==> flow/design.v <==
module clock(clk, reset, ballclk, plateclk, timeclk, refreshclk, dotmatrixclk,goalclk);
input clk;
input reset;
output ballclk, plateclk, timeclk, refreshclk, dotmatrixclk,goalclk;
reg ballclk, plateclk, timeclk, refreshclk, dotmatrixclk,goalclk;
reg [31:0]count1, count2, count3, count4, count5,count6;
always@(posedge clk)
begin
  if(!reset)
  begin
    count1 <= 32'd0; count2 <= 32'd0; count3 <= 32'd0;
    count4 <= 32'd0; count5 <= 32'd0; count6 <= 32'd0;
    timeclk <= 0; ballclk <= 0; plateclk <= 0;
    refreshclk <= 0; dotmatrixclk <= 0; goalclk <= 0;
  end
  else
  begin
   if(count1 == 32'd1000)
   begin
      count1 <= 32'd0;
      timeclk <= 1;
   end
   else
   begin
      count1 <= count1 + 32'd1;
		timeclk <= 0;
	end
	if(count2 == 32'd250)
   begin
      count2 <= 32'd0;
      ballclk <= 1;
   end
   else
   begin
      count2 <= count2 + 32'd1;
		ballclk <= 0;
	end
	if(count3 == 32'd500)
   begin
      count3 <= 32'd0;
      plateclk <= 1;
   end
   else
   begin
      count3 <= count3 + 32'd1;
		plateclk <= 0;
	end
	if(count4 == 32'd25)
   begin
      count4 <= 32'd0;
      refreshclk <= 1;
   end
   else
   begin
      count4 <= count4 + 32'd1;
		refreshclk <= 0;
	end
	if(count5 == 32'd4)
   begin
      count5 <= 32'd0;
      dotmatrixclk <= 1;
   end
   else
   begin
      count5 <= count5 + 32'd1;
		dotmatrixclk <= 0;
	end
	if(count6 == 32'd4000)
   begin
      count6 <= 32'd0;
      goalclk <= 1;
   end
   else
   begin
      count6 <= count6 + 32'd1;
		goalclk <= 0;
	end
  end
end
endmodule 
module plate(reset,clk,en,sw1,sw2,sw3,sw4,nextleftpos,nextrightpos);
input reset,clk,en, sw1, sw2, sw3, sw4;
output [7:0]nextleftpos, nextrightpos;  
reg [7:0]nextleftpos, nextrightpos;
always@(posedge clk)	
begin
	if(!reset)
		nextleftpos <=8'b00111000;
	else if(en)
	begin
		if(sw2)  
		begin
			if(sw1)	 
			begin
				if(nextleftpos == 8'b11100000) 
					nextleftpos <= nextleftpos;
				else 
					nextleftpos <= nextleftpos<<1;	
			end
			else	 
			begin
				if(nextleftpos == 8'b00000111)
					nextleftpos <= nextleftpos;
				else 
					nextleftpos <= nextleftpos>>1;
			end
		end
		else	 
			nextleftpos <= nextleftpos;
	end
end
always@(posedge clk)
begin
	if(!reset)
		nextrightpos<=8'b00111000;
	else if(en)
	begin
		if(sw4)	 
		begin
			if(sw3)	 
			begin	
				if(nextrightpos == 8'b11100000) 
					nextrightpos <= nextrightpos;
				else 
					nextrightpos <= nextrightpos<<1; 
			end
			else	 
			begin
				if(nextrightpos == 8'b00000111)
					nextrightpos <= nextrightpos;
				else 
					nextrightpos <= nextrightpos>>1;
			end
		end
		else	 
		begin
			nextrightpos <= nextrightpos;
		end	
	end
end
endmodule
module sevendisplay	(lscore,rscore,timecount,
							 out1,out2,out3,out4,out5,out6
							 );
input [6:0]lscore,rscore,timecount;  
output  [6:0] out1,out2,out3,out4,out5,out6;  
reg
[3:0]decimal_lscore,digit_lscore,  
decimal_rscore,digit_rscore,  
decimal_timecount,digit_timecount;  
reg
[6:0] out1,out2,out3,out4,out5,out6;
always@(*)	
begin
		decimal_lscore = lscore/10;  
		case(decimal_lscore)
			1:out1=7'b1111001;
			2:out1=7'b0100100;
			3:out1=7'b0110000;
			4:out1=7'b0011001;
			5:out1=7'b0010010;
			6:out1=7'b0000010;
			7:out1=7'b1111000;
			8:out1=7'b0000000;
			9:out1=7'b0010000;
			default:out1=7'b1000000;
		endcase
		digit_lscore = lscore%10;  
		case(digit_lscore)
			1:out2=7'b1111001;
			2:out2=7'b0100100;
			3:out2=7'b0110000;
			4:out2=7'b0011001;
			5:out2=7'b0010010;
			6:out2=7'b0000010;
			7:out2=7'b1111000;
			8:out2=7'b0000000;
			9:out2=7'b0010000;
			default:out2=7'b1000000;
		endcase
end
always@(*)	
begin
		decimal_rscore = rscore/10;
		case(decimal_rscore)
			1:out3=7'b1111001;
			2:out3=7'b0100100;
			3:out3=7'b0110000;
			4:out3=7'b0011001;
			5:out3=7'b0010010;
			6:out3=7'b0000010;
			7:out3=7'b1111000;
			8:out3=7'b0000000;
			9:out3=7'b0010000;
			default:out3=7'b1000000;
		endcase
		digit_rscore = rscore%10;
		case(digit_rscore)
			1:out4=7'b1111001;
			2:out4=7'b0100100;
			3:out4=7'b0110000;
			4:out4=7'b0011001;
			5:out4=7'b0010010;
			6:out4=7'b0000010;
			7:out4=7'b1111000;
			8:out4=7'b0000000;
			9:out4=7'b0010000;
			default:out4=7'b1000000;
		endcase
end
always@(*)	
begin	
		decimal_timecount = timecount/10;
		case(decimal_timecount)
			1:out5=7'b1111001;
			2:out5=7'b0100100;
			3:out5=7'b0110000;
			4:out5=7'b0011001;
			5:out5=7'b0010010;
			6:out5=7'b0000010;
			7:out5=7'b1111000;
			8:out5=7'b0000000;
			9:out5=7'b0010000;
			default:out5=7'b1000000;
		endcase
		digit_timecount = timecount%10;
		case(digit_timecount)
			1:out6=7'b1111001;
			2:out6=7'b0100100;
			3:out6=7'b0110000;
			4:out6=7'b0011001;
			5:out6=7'b0010010;
			6:out6=7'b0000010;
			7:out6=7'b1111000;
			8:out6=7'b0000000;
			9:out6=7'b0010000;
			default:out6=7'b1000000;
		endcase
end
endmodule
module dotmatrix(clk,reset,en,gamestate,dot_row,dot0_col,dot1_col,
                      my_plate,enemy_plate,x,y, 
                      rscore,lscore);
    input clk;
    input reset, en;
    input [1:0]gamestate;
    input [3:0]x;
    input [2:0]y;
    input [7:0]my_plate;
    input [7:0]enemy_plate;
    input [6:0]rscore,lscore;
    output [7:0]dot_row;
    output [7:0]dot0_col,dot1_col;
    reg [7:0]dot_row;
    reg [7:0]dot0_col;
    reg [7:0]dot1_col;
    reg [3:0] step;
	 reg [15:0] dot_col;
    always@(posedge clk)
    if(!reset)
    begin
			step = 4'd0;
			dot_row = 8'b11111111;
			{dot0_col,dot1_col} = 16'd0;
			dot_col = 16'd0;
    end
    else if(en)
    begin
			if (step == 4'd0) 
				step = 4'd15;
			else 
				step = step - 4'd1;
			dot_row = 8'b11111111;
			{dot0_col,dot1_col} = dot_col;
			dot_col = 16'b00000000_00000000;
			case(gamestate)
				0: 
				begin
					dot_col[step] = 1;
					case (step)
						15:dot_row=8'b11111111;
						14:dot_row=8'b00011111;
						13:dot_row=8'b10111111;
						12:dot_row=8'b00011111;
						11:dot_row=8'b11111000;
						10:dot_row=8'b11111010;
						9: dot_row=8'b11111000;
						8: dot_row=8'b00011111;
						7: dot_row=8'b01011111;
						6: dot_row=8'b01011111;
						5: dot_row=8'b11111000;
						4: dot_row=8'b11111101;
						3: dot_row=8'b11111010;
						2: dot_row=8'b01111111;
						1: dot_row=8'b10011111;
						0: dot_row=8'b01111111;
					endcase	
				end
            1: 
            begin
					dot_col[step] = 1;
					case(x)
						1:
						case (step)
							14:dot_row= ~enemy_plate;
							15:dot_row= ~my_plate;
							13:dot_row= ~(8'b00000001<<y);
							12:dot_row=8'b11111111;
							11:dot_row=8'b11111111;
							10:dot_row=8'b11111111;
							9: dot_row=8'b11111111;
							8: dot_row=8'b11111111;
							7: dot_row=8'b11111111;
							6: dot_row=8'b11111111;
							5: dot_row=8'b11111111;
							4: dot_row=8'b11111111;
							3: dot_row=8'b11111111;
							2: dot_row=8'b11111111;
							1: dot_row=8'b11111111;
							0: dot_row=8'b11111111;
						endcase	
						2:
						case (step)
							14:dot_row= ~enemy_plate;
							15:dot_row= ~my_plate;
							13:dot_row=8'b11111111;
							12:dot_row= ~(8'b00000001<<y);
							11:dot_row=8'b11111111;
							10:dot_row=8'b11111111;
							9: dot_row=8'b11111111;
							8: dot_row=8'b11111111;
							7: dot_row=8'b11111111;
							6: dot_row=8'b11111111;
							5: dot_row=8'b11111111;
							4: dot_row=8'b11111111;
							3: dot_row=8'b11111111;
							2: dot_row=8'b11111111;
							1: dot_row=8'b11111111;
							0: dot_row=8'b11111111;
						endcase	
						3:
						case (step)
							14:dot_row= ~enemy_plate;
							15:dot_row= ~my_plate;
							13:dot_row=8'b11111111;
							12:dot_row=8'b11111111; 
							11:dot_row=~(8'b00000001<<y);
							10:dot_row=8'b11111111;
							9: dot_row=8'b11111111;
							8: dot_row=8'b11111111;
							7: dot_row=8'b11111111;
							6: dot_row=8'b11111111;
							5: dot_row=8'b11111111;
							4: dot_row=8'b11111111;
							3: dot_row=8'b11111111;
							2: dot_row=8'b11111111;
							1: dot_row=8'b11111111;
							0: dot_row=8'b11111111;
						endcase
						4:
						case (step)
							14:dot_row= ~enemy_plate;
							15:dot_row= ~my_plate;
							13:dot_row=8'b11111111;
							12:dot_row=8'b11111111; 
							11:dot_row=8'b11111111; 
							10:dot_row=~(8'b00000001<<y);
							9: dot_row=8'b11111111;
							8: dot_row=8'b11111111;
							7: dot_row=8'b11111111;
							6: dot_row=8'b11111111;
							5: dot_row=8'b11111111;
							4: dot_row=8'b11111111;
							3: dot_row=8'b11111111;
							2: dot_row=8'b11111111;
							1: dot_row=8'b11111111;
							0: dot_row=8'b11111111;
						endcase	
						5:
						case (step)
							14:dot_row= ~enemy_plate;
							15:dot_row= ~my_plate;
							13:dot_row=8'b11111111;
							12:dot_row=8'b11111111; 
							11:dot_row=8'b11111111; 
							10:dot_row=8'b11111111;
							9: dot_row=~(8'b00000001<<y);
							8: dot_row=8'b11111111;
							7: dot_row=8'b11111111;
							6: dot_row=8'b11111111;
							5: dot_row=8'b11111111;
							4: dot_row=8'b11111111;
							3: dot_row=8'b11111111;
							2: dot_row=8'b11111111;
							1: dot_row=8'b11111111;
							0: dot_row=8'b11111111;
						endcase	
						6:
						case (step)
							14:dot_row= ~enemy_plate;
							15:dot_row= ~my_plate;
							13:dot_row=8'b11111111;
							12:dot_row=8'b11111111; 
							11:dot_row=8'b11111111; 
							10:dot_row=8'b11111111;
							9: dot_row=8'b11111111;
							8: dot_row=~(8'b00000001<<y);
							7: dot_row=8'b11111111;
							6: dot_row=8'b11111111;
							5: dot_row=8'b11111111;
							4: dot_row=8'b11111111;
							3: dot_row=8'b11111111;
							2: dot_row=8'b11111111;
							1: dot_row=8'b11111111;
							0: dot_row=8'b11111111;	
						endcase	
						7:
						case (step)
							14:dot_row= ~enemy_plate;
							15:dot_row= ~my_plate;
							13:dot_row=8'b11111111;
							12:dot_row=8'b11111111; 
							11:dot_row=8'b11111111; 
							10:dot_row=8'b11111111;
							9: dot_row=8'b11111111;
							8: dot_row=8'b11111111;
							7: dot_row=~(8'b00000001<<y);
							6: dot_row=8'b11111111;
							5: dot_row=8'b11111111;
							4: dot_row=8'b11111111;
							3: dot_row=8'b11111111;
							2: dot_row=8'b11111111;
							1: dot_row=8'b11111111;
							0: dot_row=8'b11111111;
						endcase	
						8:
						case (step)
							14:dot_row= ~enemy_plate;
							15:dot_row= ~my_plate;
							13:dot_row=8'b11111111;
							12:dot_row=8'b11111111; 
							11:dot_row=8'b11111111; 
							10:dot_row=8'b11111111;
							9: dot_row=8'b11111111;
							8: dot_row=8'b11111111;
							7: dot_row=8'b11111111;
							6: dot_row=~(8'b00000001<<y);
							5: dot_row=8'b11111111;
							4: dot_row=8'b11111111;
							3: dot_row=8'b11111111;
							2: dot_row=8'b11111111;
							1: dot_row=8'b11111111;
							0: dot_row=8'b11111111;
						endcase	
						9:
						case (step)
							14:dot_row= ~enemy_plate;
							15:dot_row= ~my_plate;
							13:dot_row=8'b11111111;
							12:dot_row=8'b11111111; 
							11:dot_row=8'b11111111; 
							10:dot_row=8'b11111111;
							9: dot_row=8'b11111111;
							8: dot_row=8'b11111111;
							7: dot_row=8'b11111111;
							6: dot_row=8'b11111111;
							5: dot_row=~(8'b00000001<<y);
							4: dot_row=8'b11111111;
							3: dot_row=8'b11111111;
							2: dot_row=8'b11111111;
							1: dot_row=8'b11111111;
							0: dot_row=8'b11111111;
						endcase	
						10:
						case (step)
							14:dot_row= ~enemy_plate;
							15:dot_row= ~my_plate;
							13:dot_row=8'b11111111;
							12:dot_row=8'b11111111; 
							11:dot_row=8'b11111111; 
							10:dot_row=8'b11111111;
							9: dot_row=8'b11111111;
							8: dot_row=8'b11111111;
							7: dot_row=8'b11111111;
							6: dot_row=8'b11111111;
							5: dot_row=8'b11111111;
							4: dot_row=~(8'b00000001<<y);
							3: dot_row=8'b11111111;
							2: dot_row=8'b11111111;
							1: dot_row=8'b11111111;
							0: dot_row=8'b11111111;
						endcase	
						11:
						case (step)
							14:dot_row= ~enemy_plate;
							15:dot_row= ~my_plate;
							13:dot_row=8'b11111111;
							12:dot_row=8'b11111111; 
							11:dot_row=8'b11111111; 
							10:dot_row=8'b11111111;
							9: dot_row=8'b11111111;
							8: dot_row=8'b11111111;
							7: dot_row=8'b11111111;
							6: dot_row=8'b11111111;
							5: dot_row=8'b11111111;
							4: dot_row=8'b11111111;
							3: dot_row=~(8'b00000001<<y);
							2: dot_row=8'b11111111;
							1: dot_row=8'b11111111;
							0: dot_row=8'b11111111;
						endcase	
						12:
						case (step)
							14:dot_row= ~enemy_plate;
							15:dot_row= ~my_plate;
							13:dot_row=8'b11111111;
							12:dot_row=8'b11111111; 
							11:dot_row=8'b11111111; 
							10:dot_row=8'b11111111;
							9: dot_row=8'b11111111;
							8: dot_row=8'b11111111;
							7: dot_row=8'b11111111;
							6: dot_row=8'b11111111;
							5: dot_row=8'b11111111;
							4: dot_row=8'b11111111;
							3: dot_row=8'b11111111;
							2: dot_row=~(8'b00000001<<y);
							1: dot_row=8'b11111111;
							0: dot_row=8'b11111111;
						endcase	
						13:
						case (step)
							14:dot_row= ~enemy_plate;
							15:dot_row= ~my_plate;
							13:dot_row=8'b11111111;
							12:dot_row=8'b11111111; 
							11:dot_row=8'b11111111; 
							10:dot_row=8'b11111111;
							9: dot_row=8'b11111111;
							8: dot_row=8'b11111111;
							7: dot_row=8'b11111111;
							6: dot_row=8'b11111111;
							5: dot_row=8'b11111111;
							4: dot_row=8'b11111111;
							3: dot_row=8'b11111111;
							2: dot_row=8'b11111111;
							1: dot_row=~(8'b00000001<<y);
							0: dot_row=8'b11111111;
						endcase	
						14:
						case (step)
							14:dot_row= ~enemy_plate;
							15:dot_row= ~my_plate;
							13:dot_row=8'b11111111;
							12:dot_row=8'b11111111; 
							11:dot_row=8'b11111111; 
							10:dot_row=8'b11111111;
							9: dot_row=8'b11111111;
							8: dot_row=8'b11111111;
							7: dot_row=8'b11111111;
							6: dot_row=8'b11111111;
							5: dot_row=8'b11111111;
							4: dot_row=8'b11111111;
							3: dot_row=8'b11111111;
							2: dot_row=8'b11111111;
							1: dot_row=8'b11111111;
							0: dot_row=~(8'b00000001<<y);
						endcase	
					endcase      
            end 
            2:
            begin
               if(rscore == lscore)
					begin
						dot_col[step] = 1;
						case (step)
							15:dot_row=8'b11111111;
							14:dot_row=8'b11111111;
							13:dot_row=8'b10000001;
							12:dot_row=8'b10111110;
							11:dot_row=8'b10111110;
							10:dot_row=8'b11011101;
							9: dot_row=8'b11100011;
							8: dot_row=8'b11111111;
							7: dot_row=8'b11111111;
							6: dot_row=8'b11111111;
							5: dot_row=8'b10000001;
							4: dot_row=8'b10111110;
							3: dot_row=8'b10111110;
							2: dot_row=8'b11011101;
							1: dot_row=8'b11100011;
							0: dot_row=8'b11111111;
						endcase	
					end
               else if(rscore > lscore) 
               begin
						dot_col[step] = 1;
						case (step)
							15:dot_row=8'b11111111;
							14:dot_row=8'b11111111;
							13:dot_row=8'b11111111;
							12:dot_row=8'b11111111;
							11:dot_row=8'b11111111;
							10:dot_row=8'b11111111;
							9: dot_row=8'b11111111;
							8: dot_row=8'b11111111;
							7: dot_row=8'b11111111;
							6: dot_row=8'b10001111;
							5: dot_row=8'b11100011;
							4: dot_row=8'b11111001;
							3: dot_row=8'b11000111;
							2: dot_row=8'b11111001;
							1: dot_row=8'b11100011;
							0: dot_row=8'b10001111;
						endcase	
					end               
               else
					begin
						dot_col[step] = 1;
						case (step)
							15:dot_row=8'b11111111;
							14:dot_row=8'b10001111;
							13:dot_row=8'b11100011;
							12:dot_row=8'b11111001;
							11:dot_row=8'b11000111;
							10:dot_row=8'b11111001;
							9: dot_row=8'b11100011;
							8: dot_row=8'b10001111;
							7: dot_row=8'b11111111;
							6: dot_row=8'b11111111;
							5: dot_row=8'b11111111;
							4: dot_row=8'b11111111;
							3: dot_row=8'b11111111;
							2: dot_row=8'b11111111;
							1: dot_row=8'b11111111;
							0: dot_row=8'b11111111;
						endcase	
					end	
            end
        endcase 
   end      
endmodule 
module Final_Project(reset,sw1,sw2,sw3,sw4,FPGA_clk,dot_row,dot0_col,dot1_col,
							out1, out2, out3, out4, out5, out6);
input FPGA_clk;	 
input reset, sw1, sw2, sw3, sw4; 
output [7:0]dot_row, dot0_col, dot1_col;
output [6:0]out1, out2, out3, out4, out5, out6;
reg [3:0]x;	 
reg move_x;	 
reg [1:0]move_y;	 
reg [2:0]y;	 
reg [1:0]gamestate;	 
reg [6:0]timecount;  
reg [6:0]lscore, rscore;
reg [3:0]x_q;
reg [2:0]y_q;
reg [1:0]gamestate_q;
reg [6:0]lscore_q, rscore_q;
wire [7:0]my_plate, enemy_plate; 
wire ballclk;
wire plateclk;
wire timeclk;
wire refreshclk;	
wire dotmatrixclk;
wire goalclk;
wire [7:0]dot_row, dot0_col, dot1_col;
wire [6:0]out1, out2, out3, out4, out5, out6;
dotmatrix DOT(.clk(FPGA_clk), .reset(reset), .en(dotmatrixclk), .gamestate(gamestate_q), .dot_row(dot_row), 
				  .dot0_col(dot0_col), .dot1_col(dot1_col), .my_plate(my_plate),
				  .rscore(rscore_q), .lscore(lscore_q),
				  .enemy_plate(enemy_plate), .x(x_q), .y(y_q));
plate PLA (.reset(reset), .clk(FPGA_clk), .en(plateclk), .sw1(sw1), .sw2(sw2), .sw3(sw3), .sw4(sw4), 
			  .nextleftpos(my_plate), .nextrightpos(enemy_plate));
sevendisplay SEV(.lscore(lscore), .rscore(rscore), .timecount(timecount),
					  .out1(out1), .out2(out2), .out3(out3), .out4(out4),
					  .out5(out5), .out6(out6));
clock CLK(.clk(FPGA_clk), .reset(reset), .ballclk(ballclk), .plateclk(plateclk),
			 .timeclk(timeclk), .refreshclk(refreshclk), .dotmatrixclk(dotmatrixclk),.goalclk(goalclk));	
	always@(posedge FPGA_clk) 	 
	begin						 
		if(!reset)				 
		begin
			timecount = 7'd5;
			move_x = 1'b1;
			move_y = 2'd2;
			x = 4'd14;
			y = 3'd3;
			lscore = 0;
			rscore = 0;
			gamestate = 2'd0;
		end
		else						 
		begin					 
			if(gamestate == 2'd0)	
			begin
				if(timeclk)
				begin
					if(timecount == 7'd0)
					begin
						timecount = 7'd99; 
						gamestate = 2'd1;
					end
					else
					begin
						if(timeclk)
						begin	
							timecount = timecount - 7'd1;
						end
						else
							timecount = timecount;
					end	
				end
				else
				begin
					timecount = timecount;
				end
			end
			else if(gamestate == 2'd1)	
			begin	
				if(timeclk)
				begin
					if(timecount == 7'd0)
							gamestate = 2'd2;
					else
					begin
							timecount = timecount - 7'd1;
					end
				end
				if(ballclk)
				begin	
					case(move_x)			 
					0:
					begin
						if(x == 4'd14)
						begin
							move_x = 1'd1;
							if((my_plate >> y) == 3'd7) 
							begin
								move_y = 2'd1;
								if(y == 3'd0)
									move_y = 2'd3;	
							end
							else if((my_plate >> y) == 3'd3)
								move_y = 2'd2;
							else if((my_plate >> y) == 3'd1)
							begin
								move_y = 2'd3;
								if(y == 3'd7)
									move_y = 2'd1;
							end
							else
							begin
								lscore = lscore + 7'd1;
								gamestate = 2'd3; 
							end	
						end									
						else
							move_x = 1'd0;
						x = x + 4'd1;
						end
					1:							 
					begin
						if(x == 4'd1)
						begin
							move_x = 1'd0;
							if((enemy_plate >> y) == 3'd7)
							begin
								move_y = 2'd1;
								if(y == 3'd0)
									move_y = 2'd3;	
							end
							else if((enemy_plate >> y) == 3'd3)
								move_y = 2'd2;
							else if((enemy_plate >> y) == 3'd1)
							begin
								move_y = 2'd3;
								if(y == 3'd7)
									move_y = 2'd1;
							end
							else
							begin
								rscore = rscore + 7'd1;
								gamestate = 2'd3; 
							end
						end
						else
							move_x = 1'd1;
						x = x - 4'd1;
					end
					endcase	
					if(move_y == 2'd1)			 
					begin
						if(y == 3'd0)
							move_y = 2'd3;
						else	
							y = y - 3'd1;
					end	
					else if(move_y == 2'd3)
					begin
						if(y == 3'd7)
							move_y = 2'd1;
						else
							y = y + 3'd1;
					end
					else
						y = y;
				end
				else
				begin
					move_x = move_x;
					move_y = move_y;
					x = x;
					y = y;
				end
			end
			else if (gamestate == 2'd2)
			begin
				rscore = rscore;
				lscore = lscore;
				timecount = timecount;
			end
			else 
			begin
				if(goalclk)
				begin
					move_x = 1'b1;
					move_y = 2'd2;
					x = 4'd14;
					y = 3'd3;
					gamestate = 2'd1;
				end
				else
					gamestate = 2'd3;
			end
		end
		x_q <= x;
		y_q <= y;
		gamestate_q <= gamestate;
		lscore_q <= lscore;
		rscore_q <= rscore;
	end
endmodule 
Wiki page: Final_Project / tool data

[Step by step through the tools: Final_Project]
Each step is given for the RTL above and for the edited RTL.
"unedited" refers to lines of the RTL above, "edited" to lines of the edited file.
"change" is "edited" less "unedited", of the values as shown; "relative change" is that difference over "unedited", in percent.
Cell names lack the library's common part.
Not given: --
Inputs
  design top: Final_Project
  clock port: FPGA_clk
  cell library: sky130hd
  library corner: tt_025C_1v80

[The edit]
The edit as a unified diff against the file above.
A script made this edit. It was not meant as an optimisation and need not keep what the design does.
begin of diff
@@ -4,5 +4,5 @@
 output ballclk, plateclk, timeclk, refreshclk, dotmatrixclk,goalclk;
 reg ballclk, plateclk, timeclk, refreshclk, dotmatrixclk,goalclk;
-reg [31:0]count1, count2, count3, count4, count5,count6;
+reg [23:0]count1, count2, count3, count4, count5,count6;
 always@(posedge clk)
 begin
end of diff

[After elaboration]
Counts by Yosys on the flattened word-level netlist (proc, flatten, opt, wreduce; memories kept). Register bits leave out memories and registers merged into their read ports (data or address). Print and check cells are left out.
Yosys's memory passes give these memory sizes; they may raise the number of words (mostly to a power of two), join words into wider ones and drop unused or constant bits.
Operators by class
  add/sub/neg operators: unedited 14, edited 14, change 0, relative change 0.00%
  $mul: unedited 0, edited 0, change 0
  div/mod/pow operators: unedited 6, edited 6, change 0, relative change 0.00%
  order comparisons: unedited 1, edited 1, change 0, relative change 0.00%
  eq/ne operators: unedited 71, edited 71, change 0, relative change 0.00%
  shift-type cells: unedited 4, edited 4, change 0, relative change 0.00%
  multiplexer cells: unedited 110, edited 110, change 0, relative change 0.00%
  bitwise logic cells: unedited 6, edited 6, change 0, relative change 0.00%
  reduce/logical cells: unedited 35, edited 35, change 0, relative change 0.00%
Operator list
  32-bit by 1-bit adder with 32-bit output with constant B: unedited 5, edited 0, change -5, relative change -100.00%
  24-bit by 1-bit adder with 24-bit output with constant B: unedited 0, edited 5, change +5
  32-bit by 10-bit equality test with 1-bit output with constant B: unedited 1, edited 0, change -1, relative change -100.00%
  32-bit by 12-bit equality test with 1-bit output with constant B: unedited 1, edited 0, change -1, relative change -100.00%
  32-bit by 3-bit equality test with 1-bit output with constant B: unedited 1, edited 0, change -1, relative change -100.00%
  32-bit by 8-bit equality test with 1-bit output with constant B: unedited 1, edited 0, change -1, relative change -100.00%
  32-bit by 9-bit equality test with 1-bit output with constant B: unedited 1, edited 0, change -1, relative change -100.00%
  24-bit by 10-bit equality test with 1-bit output with constant B: unedited 0, edited 1, change +1
  24-bit by 12-bit equality test with 1-bit output with constant B: unedited 0, edited 1, change +1
  24-bit by 3-bit equality test with 1-bit output with constant B: unedited 0, edited 1, change +1
  24-bit by 8-bit equality test with 1-bit output with constant B: unedited 0, edited 1, change +1
  24-bit by 9-bit equality test with 1-bit output with constant B: unedited 0, edited 1, change +1
  2-bit 2-to-1 mux: unedited 39, edited 39, change 0, relative change 0.00%
  7-bit 2-to-1 mux: unedited 16, edited 16, change 0, relative change 0.00%
  4-bit equality test with constant B: unedited 15, edited 15, change 0, relative change 0.00%
  8-bit case mux with 4-bit select: unedited 14, edited 14, change 0, relative change 0.00%
  13-bit OR reduction: unedited 14, edited 14, change 0, relative change 0.00%
  2-bit inequality test with constant B: unedited 13, edited 13, change 0, relative change 0.00%
  1-bit 2-to-1 mux: unedited 11, edited 11, change 0, relative change 0.00%
  4-bit by 3-bit equality test with 1-bit output with constant B: unedited 8, edited 8, change 0, relative change 0.00%
  3-bit 2-to-1 mux: unedited 8, edited 8, change 0, relative change 0.00%
  8-bit 2-to-1 mux: unedited 8, edited 8, change 0, relative change 0.00%
  4-bit 2-to-1 mux: unedited 7, edited 7, change 0, relative change 0.00%
  2-bit OR reduction: unedited 5, edited 5, change 0, relative change 0.00%
  4-bit by 2-bit equality test with 1-bit output with constant B: unedited 4, edited 4, change 0, relative change 0.00%
  8-bit by 3-bit equality test with 1-bit output with constant B: unedited 4, edited 4, change 0, relative change 0.00%
  2-bit by 1-bit inequality test with 1-bit output with constant B: unedited 4, edited 4, change 0, relative change 0.00%
  7-bit by 4-bit divider with 32-bit output with constant B: unedited 3, edited 3, change 0, relative change 0.00%
Not every row of either side is listed.
Storage and ports
  bits in registers: unedited 258, edited 218, change -40, relative change -15.50%
  latch bits: unedited 0, edited 0, change 0
  memory bits (writable): unedited 0, edited 0, change 0
  ROM bits: unedited 1072, edited 1072, change 0, relative change 0.00%
  clocked read ports x word width: unedited 0, edited 0, change 0
  memory cells: unedited 10, edited 10, change 0, relative change 0.00%
  bits of input ports: unedited 6, edited 6, change 0, relative change 0.00%
  output and inout bits: unedited 66, edited 66, change 0, relative change 0.00%
  word-level cells: unedited 282, edited 282, change 0, relative change 0.00%
Memory list
  words x width with read and write ports: unedited 16 x 7 bit 1R0W; 16 x 7 bit 1R0W; 16 x 7 bit 1R0W; 16 x 7 bit 1R0W; 16 x 7 bit 1R0W; 16 x 7 bit 1R0W; [+4], edited 16 x 7 bit 1R0W; 16 x 7 bit 1R0W; 16 x 7 bit 1R0W; 16 x 7 bit 1R0W; 16 x 7 bit 1R0W; 16 x 7 bit 1R0W; [+4]
A list marked [+n] leaves out that many cells.

[Logic depth]
Depth = most cells in a row (Yosys ltp): at word level without a register or memory, in the mapped netlist without a sequential cell, where the memories' decode and read muxes count.
Logic depth
  depth in word-level cells: unedited 16, edited 16, change 0, relative change 0.00%
  ABC_AREA: unedited 0, edited 0
  depth in mapped cells: unedited 17, edited 18, change +1, relative change +5.88%
  mapped depth without buffers: unedited 15, edited 16, change +1, relative change +6.67%

[Mapped cells and area]
Yosys stat after the flow's synthesis: flattened, memories mapped to cells. It holds for the ABC_AREA given above (unset counts as 0); a run with the other value may have another netlist.
Cells by type
  a31oi_1: unedited 24, edited 69, change +45, relative change +187.50%
  a21oi_1: unedited 233, edited 190, change -43, relative change -18.45%
  dfxtp_1: unedited 263, edited 223, change -40, relative change -15.21%
  nor2_1: unedited 324, edited 291, change -33, relative change -10.19%
  xor2_1: unedited 110, edited 80, change -30, relative change -27.27%
  nand2_1: unedited 225, edited 203, change -22, relative change -9.78%
  and3_1: unedited 50, edited 35, change -15, relative change -30.00%
  or3_1: unedited 32, edited 17, change -15, relative change -46.88%
  inv_1: unedited 65, edited 77, change +12, relative change +18.46%
  xnor2_1: unedited 63, edited 51, change -12, relative change -19.05%
  a21o_1: unedited 7, edited 19, change +12, relative change +171.43%
  nand4_1: unedited 46, edited 35, change -11, relative change -23.91%
  nand2b_1: unedited 31, edited 23, change -8, relative change -25.81%
  and2_1: unedited 29, edited 21, change -8, relative change -27.59%
  o221ai_1: unedited 12, edited 5, change -7, relative change -58.33%
  a22oi_1: unedited 9, edited 16, change +7, relative change +77.78%
  a221oi_1: unedited 4, edited 11, change +7, relative change +175.00%
  nor4_1: unedited 41, edited 35, change -6, relative change -14.63%
Not every row of either side is listed.
Synthesis totals
  cell count: unedited 2398, edited 2261, change -137, relative change -5.71%
  chip area (Yosys) (µm²): unedited 17962.2, edited 16688.5, change -1273.7, relative change -7.09%
  area of sequential cells (µm²): unedited 5265.0, edited 4464.3, change -800.7, relative change -15.21%
  flip-flop cells: unedited 263, edited 223, change -40, relative change -15.21%
  buffers: unedited 145, edited 153, change +8, relative change +5.52%
By module: a second synthesis without flattening, with its own total; a netlist apart from the flattened one above.
Second synthesis, totals
  cell total of the unflattened synthesis: unedited 2759, edited 2442, change -317, relative change -11.49%
  area total of the unflattened synthesis (µm²): unedited 21229.1, edited 18721.7, change -2507.4, relative change -11.81%
Rows give one instance, submodules left out.
Modules, unedited
  clock: times used 1, cells 1117, area 9382.7 µm², seq. area 3963.8 µm²
  dotmatrix: times used 1, cells 772, area 5286.3 µm², seq. area 880.8 µm²
  Final_Project: times used 1, cells 358, area 2855.2 µm², seq. area 720.7 µm²
  sevendisplay: times used 1, cells 421, area 2810.2 µm², seq. area 0.0 µm²
  plate: times used 1, cells 91, area 894.6 µm², seq. area 320.3 µm²
Modules, edited
  clock: times used 1, cells 800, area 6875.3 µm², seq. area 3002.9 µm²
  dotmatrix: times used 1, cells 772, area 5286.3 µm², seq. area 880.8 µm²
  Final_Project: times used 1, cells 358, area 2855.2 µm², seq. area 720.7 µm²
  sevendisplay: times used 1, cells 421, area 2810.2 µm², seq. area 0.0 µm²
  plate: times used 1, cells 91, area 894.6 µm², seq. area 320.3 µm²

[Timing after synthesis]
Source: OpenSTA report_checks on the synthesized netlist (no wires, ideal clock, input and output delay 20% of the period each), path of least setup slack; recovery checks are left aside. Register names are those of the netlist, which keeps one name where synthesis merged equal registers.
Timing post-synthesis
  kind: unedited reg2out, edited reg2out
  from: unedited register timecount[5], edited register (name not given)
  to: unedited output out6[1], edited output out2[6]
  clock period (ns): unedited 10.0, edited 10.0, change 0.0, relative change 0.00%
  output delay (ns): unedited 2.000, edited 2.000, change 0.000, relative change 0.00%
  time at the first pin (ns): unedited 0.000, edited 0.000, change 0.000
  arrival (ns): unedited 3.321, edited 3.856, change +0.535, relative change +16.11%
  required time (ns): unedited 8.000, edited 8.000, change 0.000, relative change 0.00%
  setup slack (ns): unedited 4.679, edited 4.144, change -0.535
  path delay (ns): unedited 3.321, edited 3.856, change +0.535, relative change +16.11%
  driving pins on the path: unedited 15, edited 19, change +4, relative change +26.67%
  buffers on the path: unedited 1, edited 2, change +1, relative change +100.00%
  period reached after synthesis (ns): unedited 5.321, edited 5.856, change +0.535, relative change +10.05%
"path delay" is the arrival time less input delay plus setup time.
A path that ends at an output port has no setup time.
"driving pins on the path" counts driving pins, that of a launching flip-flop among them; a cell with two outputs on the path counts twice.
"period reached after synthesis" is the clock period less the worst setup slack; recovery checks do not enter. This is arithmetic on one report: input and output delays are still those of the set period (20% each).
The rows between start and end are the longest chain of elaborated cells between them; the timing report does not say that the signal goes this way. Where chains are equally long, one stands for them.
A line is the first line of the expression or statement that the cell stems from. Yosys adds cells for indexed reads and writes and turns some case tables into memories.
A memory read counts as a cell of the chain, while the word-level depth stops at memories.
At most two assigning lines are given for a register; there are more.
Between the ends, post-synthesis, unedited
  cells stage by stage: dfxtp_1 buf_2 nor2_1 inv_2 ha_1 nand3b_1 a22oi_2 maj3_1 nand2_1 o311ai_2 xnor2_1 ha_1 or2_2 mux2_2 nor3b_1
  cells in the longest elaborated chain: 2
  elaborated cells between the ends (all ways): 2
  source lines of those cells: 2
  classes of those cells: div: 1; memory: 1
Ends and longest elaborated chain, post-synthesis, unedited
  start: declaration: RTL line 654  | reg [6:0]timecount;
  start: assignment: RTL line 708  | timecount = timecount - 7'd1;
  start: assignment: RTL line 711  | timecount = timecount;
  7-bit by 4-bit remainder unit with 32-bit output: RTL line 226  | digit_timecount = timecount%10;
  memory read 16 x 7 bit: RTL line 227  | case(digit_timecount)
  end: declaration: RTL line 648  | output [6:0]out1, out2, out3, out4, out5, out6;
Between the ends, post-synthesis, edited
  cells stage by stage: dfxtp_1 buf_1 nor2_1 inv_1 ha_1 and3b_1 a211oi_1 and3_1 clkbuf_1 inv_2 nor2_1 nor2b_1 ha_1 inv_1 o21ai_0 xor2_1 a22oi_1 mux2_2 o21ai_1
  cells in the longest elaborated chain: 2
  elaborated cells between the ends (all ways): 2
  source lines of those cells: 2
  classes of those cells: div: 1; memory: 1
Ends and longest elaborated chain, post-synthesis, edited
  start: declaration: RTL line 655
  start: assignment: RTL line 754
  start: assignment: RTL line 820
  7-bit by 4-bit remainder unit with 32-bit output: RTL line 168
  memory read 16 x 7 bit: RTL line 169
  end: declaration: RTL line 648  | output [6:0]out1, out2, out3, out4, out5, out6;

[Timing after layout]
From the final timing report of the runs of set A: the path of least setup slack in the routed layout; clock arrival at registers is part of the times.
Timing post-layout
  kind: unedited reg2out, edited reg2out
  from: unedited register (name not given), edited register (name not given)
  to: unedited output out4[6], edited output out2[6]
  clock period (ns): unedited 7.21, edited 7.21, change 0.00, relative change 0.00%
  output delay (ns): unedited 1.44, edited 1.44, change 0.00, relative change 0.00%
  time at the first pin (ns): unedited 0.59, edited 0.54, change -0.05, relative change -8.47%
  arrival (ns): unedited 5.14, edited 5.29, change +0.15, relative change +2.92%
  required time (ns): unedited 5.77, edited 5.77, change 0.00, relative change 0.00%
  setup slack (ns): unedited 0.63, edited 0.48, change -0.15
  driving pins on the path: unedited 17, edited 18, change +1, relative change +5.88%
  buffers on the path: unedited 1, edited 1, change 0, relative change 0.00%
The rows between start and end are the longest chain of elaborated cells between them; the timing report does not say that the signal goes this way. Where chains are equally long, one stands for them.
A memory read counts as a cell of the chain, while the word-level depth stops at memories.
Between the ends, post-layout, unedited
  cells stage by stage: dfxtp_1 nor2_1 inv_1 ha_1 nand2b_1 o21ai_1 o21ai_1 a21boi_4 o221ai_1 a21o_1 a21o_1 inv_2 mux2i_1 nor2_1 a211oi_1 a21oi_1 clkdlybuf4s50_1
  cells in the longest elaborated chain: 2
  elaborated cells between the ends (all ways): 2
  source lines of those cells: 2
  classes of those cells: div: 1; memory: 1
Ends and longest elaborated chain, post-layout, unedited
  start: declaration: RTL line 655
  start: assignment: RTL line 783
  start: assignment: RTL line 819
  7-bit by 4-bit remainder unit with 32-bit output: RTL line 197
  memory read 16 x 7 bit: RTL line 198
  end: declaration: RTL line 648  | output [6:0]out1, out2, out3, out4, out5, out6;
Between the ends, post-layout, edited
  cells stage by stage: dfxtp_1 nor2_1 inv_1 ha_1 and3b_1 a211oi_1 and3_1 inv_2 nor2_1 nor2b_1 ha_1 inv_1 o21ai_0 xor2_1 a22oi_1 mux2_2 o21ai_1 clkdlybuf4s50_1
  cells in the longest elaborated chain: 2
  elaborated cells between the ends (all ways): 2
  source lines of those cells: 2
  classes of those cells: div: 1; memory: 1
Ends and longest elaborated chain, post-layout, edited
  start: declaration: RTL line 655
  start: assignment: RTL line 754
  start: assignment: RTL line 820
  7-bit by 4-bit remainder unit with 32-bit output: RTL line 168
  memory read 16 x 7 bit: RTL line 169
  end: declaration: RTL line 648  | output [6:0]out1, out2, out3, out4, out5, out6;

[Measured runs]
Both versions went through the flow (Yosys, OpenROAD) with the same settings in each pair. Constraints: input delay and output delay 20% of the set period each, output load 0.01 pF.
Settings, set A
  CORE_UTILIZATION: 40
  period_ns: 7.21
  CAP_MARGIN: 20
  CORE_MARGIN: 2
  SLEW_MARGIN: 20
Results, set A
  mapped cell area after synthesis (µm²): unedited 17962.2, edited 16688.5, change -1273.7, relative change -7.09%
  area inside the die boundary (µm²): unedited 46617.1, edited 43370.1, change -3247.0, relative change -6.97%
  post-layout utilization (%): unedited 45.1, edited 45.2, change +0.1
  worst setup slack after layout (ns): unedited 0.628, edited 0.483, change -0.145
  post-route setup TNS (ns): unedited 0.000, edited 0.000, change 0.000
  overall power (W): unedited 0.003277, edited 0.002904, change -0.000373, relative change -11.38%
  period reached (ns): unedited 6.582, edited 6.727, change +0.145, relative change +2.20%
Settings, set B
  ABC_AREA: 1
  CORE_ASPECT_RATIO: 1.22
  CORE_UTILIZATION: 43
  CTS_CLUSTER_SIZE: 95
  GPL_TIMING_DRIVEN: 0
  MAX_ROUTING_LAYER: met5
  PLACE_DENSITY_LB_ADDON: 0.2
  period_ns: 4.94
  CAP_MARGIN: 20
  CORE_MARGIN: 2
  SLEW_MARGIN: 20
Results, set B
  mapped cell area after synthesis (µm²): unedited 19538.7, edited 17066.4, change -2472.3, relative change -12.65%
  area inside the die boundary (µm²): unedited 47168.3, edited 41306.1, change -5862.2, relative change -12.43%
  post-layout utilization (%): unedited 49.6, edited 50.2, change +0.6
  worst setup slack after layout (ns): unedited 0.148, edited 0.240, change +0.092
  post-route setup TNS (ns): unedited 0.000, edited 0.000, change 0.000
  overall power (W): unedited 0.004884, edited 0.004217, change -0.000667, relative change -13.66%
  period reached (ns): unedited 4.792, edited 4.700, change -0.092, relative change -1.92%
By "period reached" is meant the clock period of the run minus its worst setup slack. This is arithmetic on one report: input and output delays are still those of the set period (20% each).
"overall power": no workload was simulated; the value follows from the tool's default switching activity.
